==> flow/design.v <==
module fullreg #(  parameter N = 16 )(
    input [N-1:0] d,
    output reg [N-1:0] q,
    input clk,
    input en,
    input clr,  
    input rst   
    );
always @(posedge clk,posedge rst) begin
    if(rst)
        q<=0;
    else    
    if(en==1)begin
        if(clr)
            q<=0;
        else
            q<=d;
    end
end
endmodule
module exp_adder_bias (
    input  wire [7:0] exp1,    
    input  wire [7:0] exp2,    
    output wire [7:0] exp_out  
);
    wire [8:0] sum;            
    wire [8:0] sum_minus_bias;
    assign sum = exp1 + exp2;
    assign sum_minus_bias = sum - 9'd127;
    assign exp_out = sum_minus_bias[7:0];
endmodule
module exp_normalizer (
    input  wire        msb_mult,    
    input  wire [7:0]  exp_in,      
    output wire [7:0]  exp_out      
);
    assign exp_out = msb_mult ? (exp_in + 8'd1) : exp_in;
endmodule
module mantissa_normalizer (
    input  wire [47:0] mult_out,    
    output wire [23:0] mant_out     
);
    assign mant_out = mult_out[47] ? 
                      mult_out[47:24] : 
                      mult_out[46:23];
endmodule
module mult24 (
    input  wire [23:0] a,    
    input  wire [23:0] b,    
    output wire [47:0] p     
);
    assign p = $unsigned(a) * $unsigned(b);
endmodule
module fp32mult (
    input  wire [31:0] x1,
    input  wire [31:0] x2,
    input  wire        en,
    input  wire        rst,
    input  wire        clk,
    output wire [31:0] y,
    output wire        ready
);
    wire [31:0] x1_reg;
    wire [31:0] x2_reg;
    fullreg #(32) reg_x1 (.clk(clk), .rst(rst), .clr(1'b0), .en(en), .d(x1), .q(x1_reg));
    fullreg #(32) reg_x2 (.clk(clk), .rst(rst), .clr(1'b0), .en(en), .d(x2), .q(x2_reg));
    wire sign1 = x1_reg[31];
    wire sign2 = x2_reg[31];
    wire [7:0] exp1 = x1_reg[30:23];
    wire [7:0] exp2 = x2_reg[30:23];
    wire [23:0] mant1 = {1'b1, x1_reg[22:0]};  
    wire [23:0] mant2 = {1'b1, x2_reg[22:0]};
    wire sign_result = sign1 ^ sign2;
    wire [7:0] exp_sum;
      wire en_d1;
    wire en_d2;
    exp_adder_bias exp_add_inst (
        .exp1(exp1),
        .exp2(exp2),
        .exp_out(exp_sum)
    );
    wire [47:0] mant_product;
    mult24 mult_inst (
        .a(mant1),
        .b(mant2),
        .p(mant_product)
    );
    wire [7:0] exp_norm;
    exp_normalizer exp_norm_inst (
        .msb_mult(mant_product[47]),
        .exp_in(exp_sum),
        .exp_out(exp_norm)
    );
    wire [23:0] mant_norm;
    mantissa_normalizer mant_norm_inst (
        .mult_out(mant_product),
        .mant_out(mant_norm)
    );
    wire [31:0] result_comb;
    assign result_comb = {sign_result, exp_norm, mant_norm[22:0]};
    fullreg #(32) reg_out (
        .clk(clk),
        .rst(rst),
        .clr(1'b0),
        .en(en_d1),
        .d(result_comb),
        .q(y)
    );
    fullreg #(1) reg_en_stage1 (
        .clk(clk),
        .rst(rst),
        .clr(1'b0),
        .en(1'b1),
        .d(en),
        .q(en_d1)
    );
    fullreg #(1) reg_en_stage2 (
        .clk(clk),
        .rst(rst),
        .clr(1'b0),
        .en(1'b1),
        .d(en_d1),
        .q(en_d2)
    );
    assign ready = en_d2;
endmodule
# ---- Step by step through the tools: fp32mult
# Module fp32mult before and after one edit of its RTL, step after step.
# "before" refers to lines of the RTL above, "after" to lines of the edited file.
# "diff" is "after" less "before", of the values as shown; "rel_change_pct" is that difference over "before", in percent.
# Not given: --
dict set report setup {
  top {fp32mult}
  clock {clk}
  library {sky130hd}
  pvt_corner {tt_025C_1v80}
}

# ---- Edit of the RTL
# The edit as a unified diff against the file above.
# This change comes from a script, not from a designer. The edited design behaves differently; no optimisation was intended.
# begin of diff
@@ -58,7 +58,11 @@
     input  wire        rst,
     input  wire        clk,
-    output wire [31:0] y,
+    output wire [31:0] y_o,
     output wire        ready
 );
+    wire [31:0] y;
+    reg [31:0] y_d1;
+    always @(posedge clk) y_d1 <= y;
+    assign y_o = y_d1;
     wire [31:0] x1_reg;
     wire [31:0] x2_reg;
# end of diff

# ---- Elaborated design
# Source: Yosys, flattened and elaborated, memories not mapped. Widths are those after wreduce; folded enables and synchronous resets count as part of the registers. Registers that Yosys merges into a memory's read port (data or address) are not register bits. Print and check cells do not count. Equal cells are merged and count once.
# item before after diff rel_change_pct
set bits {}
lappend bits {wordCells 12 13 1 8.33}
lappend bits {inputBits 67 67 0 0.00}
lappend bits {out_inout_bits 33 33 0 0.00}
lappend bits {ff_bits 98 130 32 32.65}
# item before after diff rel_change_pct
set op_classes {}
lappend op_classes {addsub 3 3 0 0.00}
lappend op_classes {multipliers 1 1 0 0.00}
lappend op_classes {bitwise 1 1 0 0.00}
lappend op_classes {mux 2 2 0 0.00}
# op before after diff rel_change_pct
set ops {}
lappend ops {{adder 8 x 1 -> 8 bit (second input constant)} 1 1 0 0.00}
lappend ops {{adder 8 bit} 1 1 0 0.00}
lappend ops {{multiplier 24 x 24 -> 48 bit} 1 1 0 0.00}
lappend ops {{two-way mux 23 bit} 1 1 0 0.00}
lappend ops {{two-way mux 8 bit} 1 1 0 0.00}
lappend ops {{subtractor 8 x 7 -> 8 bit (second input constant)} 1 1 0 0.00}
lappend ops {{bitwise XOR 1 bit} 1 1 0 0.00}

# ---- Longest topological paths
# Longest topological path by Yosys (ltp), each cell counted once; first at word level (registers and memories cut), then after technology mapping (sequential cells cut; the memories' decode and read muxes count).
# item before after diff rel_change_pct
set logic_depth {}
lappend logic_depth {depth_word 4 4 0 0.00}
lappend logic_depth {abc_area 0 0 -- --}
lappend logic_depth {ltp_mapped 28 29 1 3.57}
lappend logic_depth {depth_no_buf 25 26 1 4.00}

# ---- Netlist
# Source: synth_stat.txt of the flow (Yosys; design flattened, memories mapped). It holds for the ABC_AREA given above (unset counts as 0); a run with the other value may have another netlist.
# type before after diff rel_change_pct
set by_type {}
lappend by_type {sky130_fd_sc_hd__dfxtp_1 0 32 32 --}
lappend by_type {sky130_fd_sc_hd__nor2_1 67 79 12 17.91}
lappend by_type {sky130_fd_sc_hd__a21oi_1 61 68 7 11.48}
lappend by_type {sky130_fd_sc_hd__nand2_1 312 318 6 1.92}
lappend by_type {sky130_fd_sc_hd__a31oi_1 11 5 -6 -54.55}
lappend by_type {sky130_fd_sc_hd__clkbuf_1 110 105 -5 -4.55}
lappend by_type {sky130_fd_sc_hd__xnor2_1 21 26 5 23.81}
lappend by_type {sky130_fd_sc_hd__inv_1 604 600 -4 -0.66}
lappend by_type {sky130_fd_sc_hd__a21o_1 16 12 -4 -25.00}
lappend by_type {sky130_fd_sc_hd__xor2_1 14 11 -3 -21.43}
lappend by_type {sky130_fd_sc_hd__o21ai_1 5 8 3 60.00}
lappend by_type {sky130_fd_sc_hd__o21a_1 1 4 3 300.00}
lappend by_type {sky130_fd_sc_hd__o2111ai_1 0 3 3 --}
lappend by_type {sky130_fd_sc_hd__mux2_2 47 49 2 4.26}
lappend by_type {sky130_fd_sc_hd__mux2i_1 11 13 2 18.18}
lappend by_type {sky130_fd_sc_hd__nand2b_1 8 6 -2 -25.00}
lappend by_type {sky130_fd_sc_hd__o21bai_1 7 5 -2 -28.57}
lappend by_type {sky130_fd_sc_hd__o211ai_1 5 7 2 40.00}
# The list need not be complete.
# item before after diff rel_change_pct
set mapped {}
lappend mapped {flip_flops 98 130 32 32.65}
lappend mapped {buffers 117 114 -3 -2.56}
lappend mapped {seq_area_um2 2452.4 3093.0 640.6 26.12}
lappend mapped {mapped_area_um2 22650.5 23326.1 675.6 2.98}
lappend mapped {cells 2454 2497 43 1.75}
# The figures by module come from a second, unflattened synthesis with its own total; it is not the netlist above.
# item before after diff rel_change_pct
set hier_totals {}
lappend hier_totals {hier_cells 2505 2537 32 1.28}
lappend hier_totals {area_unflattened_um2 23672.7 24314.6 641.9 2.71}
# Rows give one instance, submodules left out.
# mod area_um2 seq_area_um2 instances cells
set by_module_before {}
lappend by_module_before {mult24 19038.3 0.0 1 2181}
lappend by_module_before {{fullreg #(N=32)} 1212.4 800.8 3 74}
lappend by_module_before {mantissa_normalizer 387.9 0.0 1 27}
lappend by_module_before {exp_adder_bias 366.6 0.0 1 44}
lappend by_module_before {exp_normalizer 141.4 0.0 1 18}
lappend by_module_before {{fullreg #(N=1)} 42.5 25.0 2 5}
lappend by_module_before {fp32mult 16.3 0.0 1 3}
# mod area_um2 seq_area_um2 instances cells
set by_module_after {}
lappend by_module_after {mult24 19039.5 0.0 1 2181}
lappend by_module_after {{fullreg #(N=32)} 1212.4 800.8 3 74}
lappend by_module_after {fp32mult 656.9 640.6 1 35}
lappend by_module_after {mantissa_normalizer 387.9 0.0 1 27}
lappend by_module_after {exp_adder_bias 366.6 0.0 1 44}
lappend by_module_after {exp_normalizer 141.4 0.0 1 18}
lappend by_module_after {{fullreg #(N=1)} 42.5 25.0 2 5}

# ---- Path before layout
# Path of least setup slack by OpenSTA after synthesis, without wires, with an ideal clock, recovery checks aside; 20% of the period is set as input and as output delay. Where synthesis merged equal registers, the netlist keeps one of their names.
# item before after diff rel_change_pct
set synth_timing {}
lappend synth_timing {path_kind {register -> register} {register -> register} -- --}
lappend synth_timing {from {register reg_x2.q[12]} {register reg_x1.q[13]} -- --}
lappend synth_timing {to {register reg_out.q[20]} {register reg_out.q[11]} -- --}
lappend synth_timing {n_path_buf 2 1 -1 -50.00}
lappend synth_timing {t_arrival_ns 6.814 6.769 -0.045 -0.66}
lappend synth_timing {launch_ns 0.000 0.000 0.000 --}
lappend synth_timing {setup_time_ns 0.087 0.140 0.053 --}
lappend synth_timing {driving_pins 26 28 2 7.69}
lappend synth_timing {path_delay_ns 6.901 6.909 0.008 0.12}
lappend synth_timing {clock_period_ns 10.0 10.0 0.0 0.00}
lappend synth_timing {required_time_ns 9.913 9.860 -0.053 -0.53}
lappend synth_timing {setup_slack_ns 3.099 3.091 -0.008 --}
lappend synth_timing {period_less_setup_slack_ns 6.901 6.909 0.008 0.12}
# "path_delay_ns" is the arrival time less input delay plus setup time.
# "driving_pins" counts driving pins, that of a launching flip-flop among them; a cell with two outputs on the path counts twice.
# "period_less_setup_slack_ns" is the clock period less the worst setup slack; recovery checks do not enter. This is arithmetic on one report: input and output delays are still those of the set period (20% each).
# The rows between start and end are the longest chain of elaborated cells between them; the timing report does not say that the signal goes this way. Where chains are equally long, one stands for them.
# Each line given opens the expression or statement behind the cell; cells for indexed reads and writes are added by Yosys, which also makes memories of some case tables.
# At most two assigning lines are given for a register; there are more.
dict set report synth_via_before {
  cell_sequence {sky130_fd_sc_hd__dfrtp_1 > sky130_fd_sc_hd__clkbuf_1 > sky130_fd_sc_hd__clkbuf_1 > sky130_fd_sc_hd__nand2_1 > sky130_fd_sc_hd__fa_1 > sky130_fd_sc_hd__inv_1 > sky130_fd_sc_hd__fa_1 > sky130_fd_sc_hd__inv_1 > sky130_fd_sc_hd__fa_1 > sky130_fd_sc_hd__inv_1 > sky130_fd_sc_hd__fa_1 > sky130_fd_sc_hd__fa_1 > sky130_fd_sc_hd__fa_1 > sky130_fd_sc_hd__inv_1 > sky130_fd_sc_hd__fa_1 > sky130_fd_sc_hd__inv_1 > sky130_fd_sc_hd__ha_1 > sky130_fd_sc_hd__a21o_1 > sky130_fd_sc_hd__a21o_1 > sky130_fd_sc_hd__a21oi_1 > sky130_fd_sc_hd__o21ai_1 > sky130_fd_sc_hd__a211o_1 > sky130_fd_sc_hd__a2111o_1 > sky130_fd_sc_hd__a2111oi_4 > sky130_fd_sc_hd__o311ai_1 > sky130_fd_sc_hd__o211ai_1}
  elab_chain_cells 2
  cone_cells 2
  lines_between 2
  cone_classes {1 x mul; 1 x mux}
}
# item line_no
set synth_lines_before {}
lappend synth_lines_before {{start, declared} 3} ;# output reg [N-1:0] q,
lappend synth_lines_before {{start, assigned} 11} ;# q<=0;
lappend synth_lines_before {{start, assigned} 17} ;# q<=d;
lappend synth_lines_before {{multiplier 24 x 24 -> 48 bit} 52} ;# assign p = $unsigned(a) * $unsigned(b);
lappend synth_lines_before {{two-way mux 23 bit} 43} ;# assign mant_out = mult_out[47] ?
lappend synth_lines_before {{end, assigned} 15} ;# q<=0;
lappend synth_lines_before {{end, assigned} 17}
lappend synth_lines_before {{end, declared} 3}
dict set report synth_via_after {
  cell_sequence {sky130_fd_sc_hd__dfrtp_1 > sky130_fd_sc_hd__clkbuf_1 > sky130_fd_sc_hd__nand2_1 > sky130_fd_sc_hd__fa_1 > sky130_fd_sc_hd__inv_1 > sky130_fd_sc_hd__fa_1 > sky130_fd_sc_hd__inv_1 > sky130_fd_sc_hd__fa_1 > sky130_fd_sc_hd__inv_1 > sky130_fd_sc_hd__fa_1 > sky130_fd_sc_hd__inv_1 > sky130_fd_sc_hd__fa_1 > sky130_fd_sc_hd__inv_1 > sky130_fd_sc_hd__fa_1 > sky130_fd_sc_hd__inv_1 > sky130_fd_sc_hd__fa_1 > sky130_fd_sc_hd__inv_1 > sky130_fd_sc_hd__ha_1 > sky130_fd_sc_hd__a211oi_1 > sky130_fd_sc_hd__o21ai_1 > sky130_fd_sc_hd__a31oi_1 > sky130_fd_sc_hd__nor2_1 > sky130_fd_sc_hd__o31a_1 > sky130_fd_sc_hd__o21a_2 > sky130_fd_sc_hd__a31oi_4 > sky130_fd_sc_hd__nor4b_1 > sky130_fd_sc_hd__nor4bb_1 > sky130_fd_sc_hd__o311ai_1}
  elab_chain_cells 2
  cone_cells 2
  lines_between 2
  cone_classes {1 x mul; 1 x mux}
}
# item line_no
set synth_lines_after {}
lappend synth_lines_after {{start, declared} 3} ;# output reg [N-1:0] q,
lappend synth_lines_after {{start, assigned} 11} ;# q<=0;
lappend synth_lines_after {{start, assigned} 17} ;# q<=d;
lappend synth_lines_after {{multiplier 24 x 24 -> 48 bit} 52} ;# assign p = $unsigned(a) * $unsigned(b);
lappend synth_lines_after {{two-way mux 23 bit} 43} ;# assign mant_out = mult_out[47] ?
lappend synth_lines_after {{end, assigned} 15} ;# q<=0;
lappend synth_lines_after {{end, assigned} 17}
lappend synth_lines_after {{end, declared} 3}

# ---- Path in the finished layout
# Path of least setup slack in the final report of the runs of set A (OpenROAD, finished layout, wires in). Where an end is a register, its clock arrival counts in the times.
# item before after diff rel_change_pct
set layout_timing {}
lappend layout_timing {path_kind {register -> register} {register -> register} -- --}
lappend layout_timing {from {register reg_x2.q[12]} {register reg_x2.q[8]} -- --}
lappend layout_timing {to {register reg_out.q[10]} {register reg_out.q[30]} -- --}
lappend layout_timing {setup_time_ns 0.11 0.11 0.00 --}
lappend layout_timing {n_path_buf 0 0 0 --}
lappend layout_timing {clock_period_ns 10.0 10.0 0.0 0.00}
lappend layout_timing {setup_slack_ns 1.40 1.10 -0.30 --}
lappend layout_timing {driving_pins 25 27 2 8.00}
lappend layout_timing {launch_ns 0.38 0.46 0.08 21.05}
lappend layout_timing {required_time_ns 10.27 10.33 0.06 0.58}
lappend layout_timing {t_arrival_ns 8.87 9.23 0.36 4.06}
# The rows between start and end are the longest chain of elaborated cells between them; the timing report does not say that the signal goes this way. Where chains are equally long, one stands for them.
# At most two assigning lines are given for a register; there are more.
dict set report layout_via_before {
  cell_sequence {sky130_fd_sc_hd__dfrtp_1 > sky130_fd_sc_hd__inv_1 > sky130_fd_sc_hd__nor2_1 > sky130_fd_sc_hd__fa_1 > sky130_fd_sc_hd__inv_1 > sky130_fd_sc_hd__fa_1 > sky130_fd_sc_hd__inv_1 > sky130_fd_sc_hd__fa_1 > sky130_fd_sc_hd__inv_1 > sky130_fd_sc_hd__fa_1 > sky130_fd_sc_hd__inv_1 > sky130_fd_sc_hd__fa_1 > sky130_fd_sc_hd__fa_1 > sky130_fd_sc_hd__inv_1 > sky130_fd_sc_hd__fa_1 > sky130_fd_sc_hd__inv_1 > sky130_fd_sc_hd__ha_1 > sky130_fd_sc_hd__and4_1 > sky130_fd_sc_hd__nand2b_1 > sky130_fd_sc_hd__o41ai_2 > sky130_fd_sc_hd__o2111a_2 > sky130_fd_sc_hd__o21ai_1 > sky130_fd_sc_hd__nand2_2 > sky130_fd_sc_hd__a21oi_1 > sky130_fd_sc_hd__a32o_1}
  elab_chain_cells 2
  cone_cells 2
  lines_between 2
  cone_classes {1 x mul; 1 x mux}
}
# item line_no
set layout_lines_before {}
lappend layout_lines_before {{start, declared} 3} ;# output reg [N-1:0] q,
lappend layout_lines_before {{start, assigned} 11} ;# q<=0;
lappend layout_lines_before {{start, assigned} 17} ;# q<=d;
lappend layout_lines_before {{multiplier 24 x 24 -> 48 bit} 52} ;# assign p = $unsigned(a) * $unsigned(b);
lappend layout_lines_before {{two-way mux 23 bit} 43} ;# assign mant_out = mult_out[47] ?
lappend layout_lines_before {{end, assigned} 15} ;# q<=0;
lappend layout_lines_before {{end, assigned} 17}
lappend layout_lines_before {{end, declared} 3}
dict set report layout_via_after {
  cell_sequence {sky130_fd_sc_hd__dfrtp_1 > sky130_fd_sc_hd__clkinv_1 > sky130_fd_sc_hd__nor2_1 > sky130_fd_sc_hd__fa_1 > sky130_fd_sc_hd__fa_1 > sky130_fd_sc_hd__inv_1 > sky130_fd_sc_hd__fa_1 > sky130_fd_sc_hd__inv_1 > sky130_fd_sc_hd__fa_1 > sky130_fd_sc_hd__inv_1 > sky130_fd_sc_hd__fa_1 > sky130_fd_sc_hd__inv_1 > sky130_fd_sc_hd__fa_1 > sky130_fd_sc_hd__inv_1 > sky130_fd_sc_hd__fa_1 > sky130_fd_sc_hd__inv_1 > sky130_fd_sc_hd__ha_1 > sky130_fd_sc_hd__a211oi_1 > sky130_fd_sc_hd__o21ai_1 > sky130_fd_sc_hd__a31oi_1 > sky130_fd_sc_hd__nor3_1 > sky130_fd_sc_hd__o21ai_1 > sky130_fd_sc_hd__a21oi_1 > sky130_fd_sc_hd__nor3_4 > sky130_fd_sc_hd__nand4_1 > sky130_fd_sc_hd__xnor2_1 > sky130_fd_sc_hd__mux2_2}
  elab_chain_cells 2
  cone_cells 2
  lines_between 2
  cone_classes {1 x mul; 1 x mux}
}
# item line_no
set layout_lines_after {}
lappend layout_lines_after {{start, declared} 3} ;# output reg [N-1:0] q,
lappend layout_lines_after {{start, assigned} 11} ;# q<=0;
lappend layout_lines_after {{start, assigned} 17} ;# q<=d;
lappend layout_lines_after {{multiplier 24 x 24 -> 48 bit} 52} ;# assign p = $unsigned(a) * $unsigned(b);
lappend layout_lines_after {{two-way mux 8 bit} 37} ;# assign exp_out = msb_mult ? (exp_in + 8'd1) : exp_in;
lappend layout_lines_after {{end, assigned} 15} ;# q<=0;
lappend layout_lines_after {{end, assigned} 17}
lappend layout_lines_after {{end, declared} 3}

# ---- Measured runs
# Runs of the flow (Yosys, OpenROAD) on both versions; the two runs of a pair have the same settings. The constraints put input and output delay at 20% of the set period each and load the outputs with 0.01 pF.
dict set report settings_set_A {
  CORE_UTILIZATION 40
  period_ns 10.0
  CAP_MARGIN 20
  CORE_MARGIN 2
  SLEW_MARGIN 20
}
# item before after diff rel_change_pct
set measured_set_A {}
lappend measured_set_A {setup_worst_slack_ns 1.401 1.100 -0.301 --}
lappend measured_set_A {tns_ns 0.000 0.000 0.000 --}
lappend measured_set_A {synth_area_um2 22650.5 23326.1 675.6 2.98}
lappend measured_set_A {final_cell_area_um2 24686.2 25677.1 990.9 4.01}
lappend measured_set_A {period_less_ws_ns 8.599 8.900 0.301 3.50}
lappend measured_set_A {fin_hold_ws_ns 0.510 0.372 -0.138 --}
lappend measured_set_A {design.die.area_um2 58544.6 60262.9 1718.3 2.94}
# By "period_less_ws_ns" is meant the clock period of the run minus its worst setup slack. This is arithmetic on one report: input and output delays are still those of the set period (20% each).
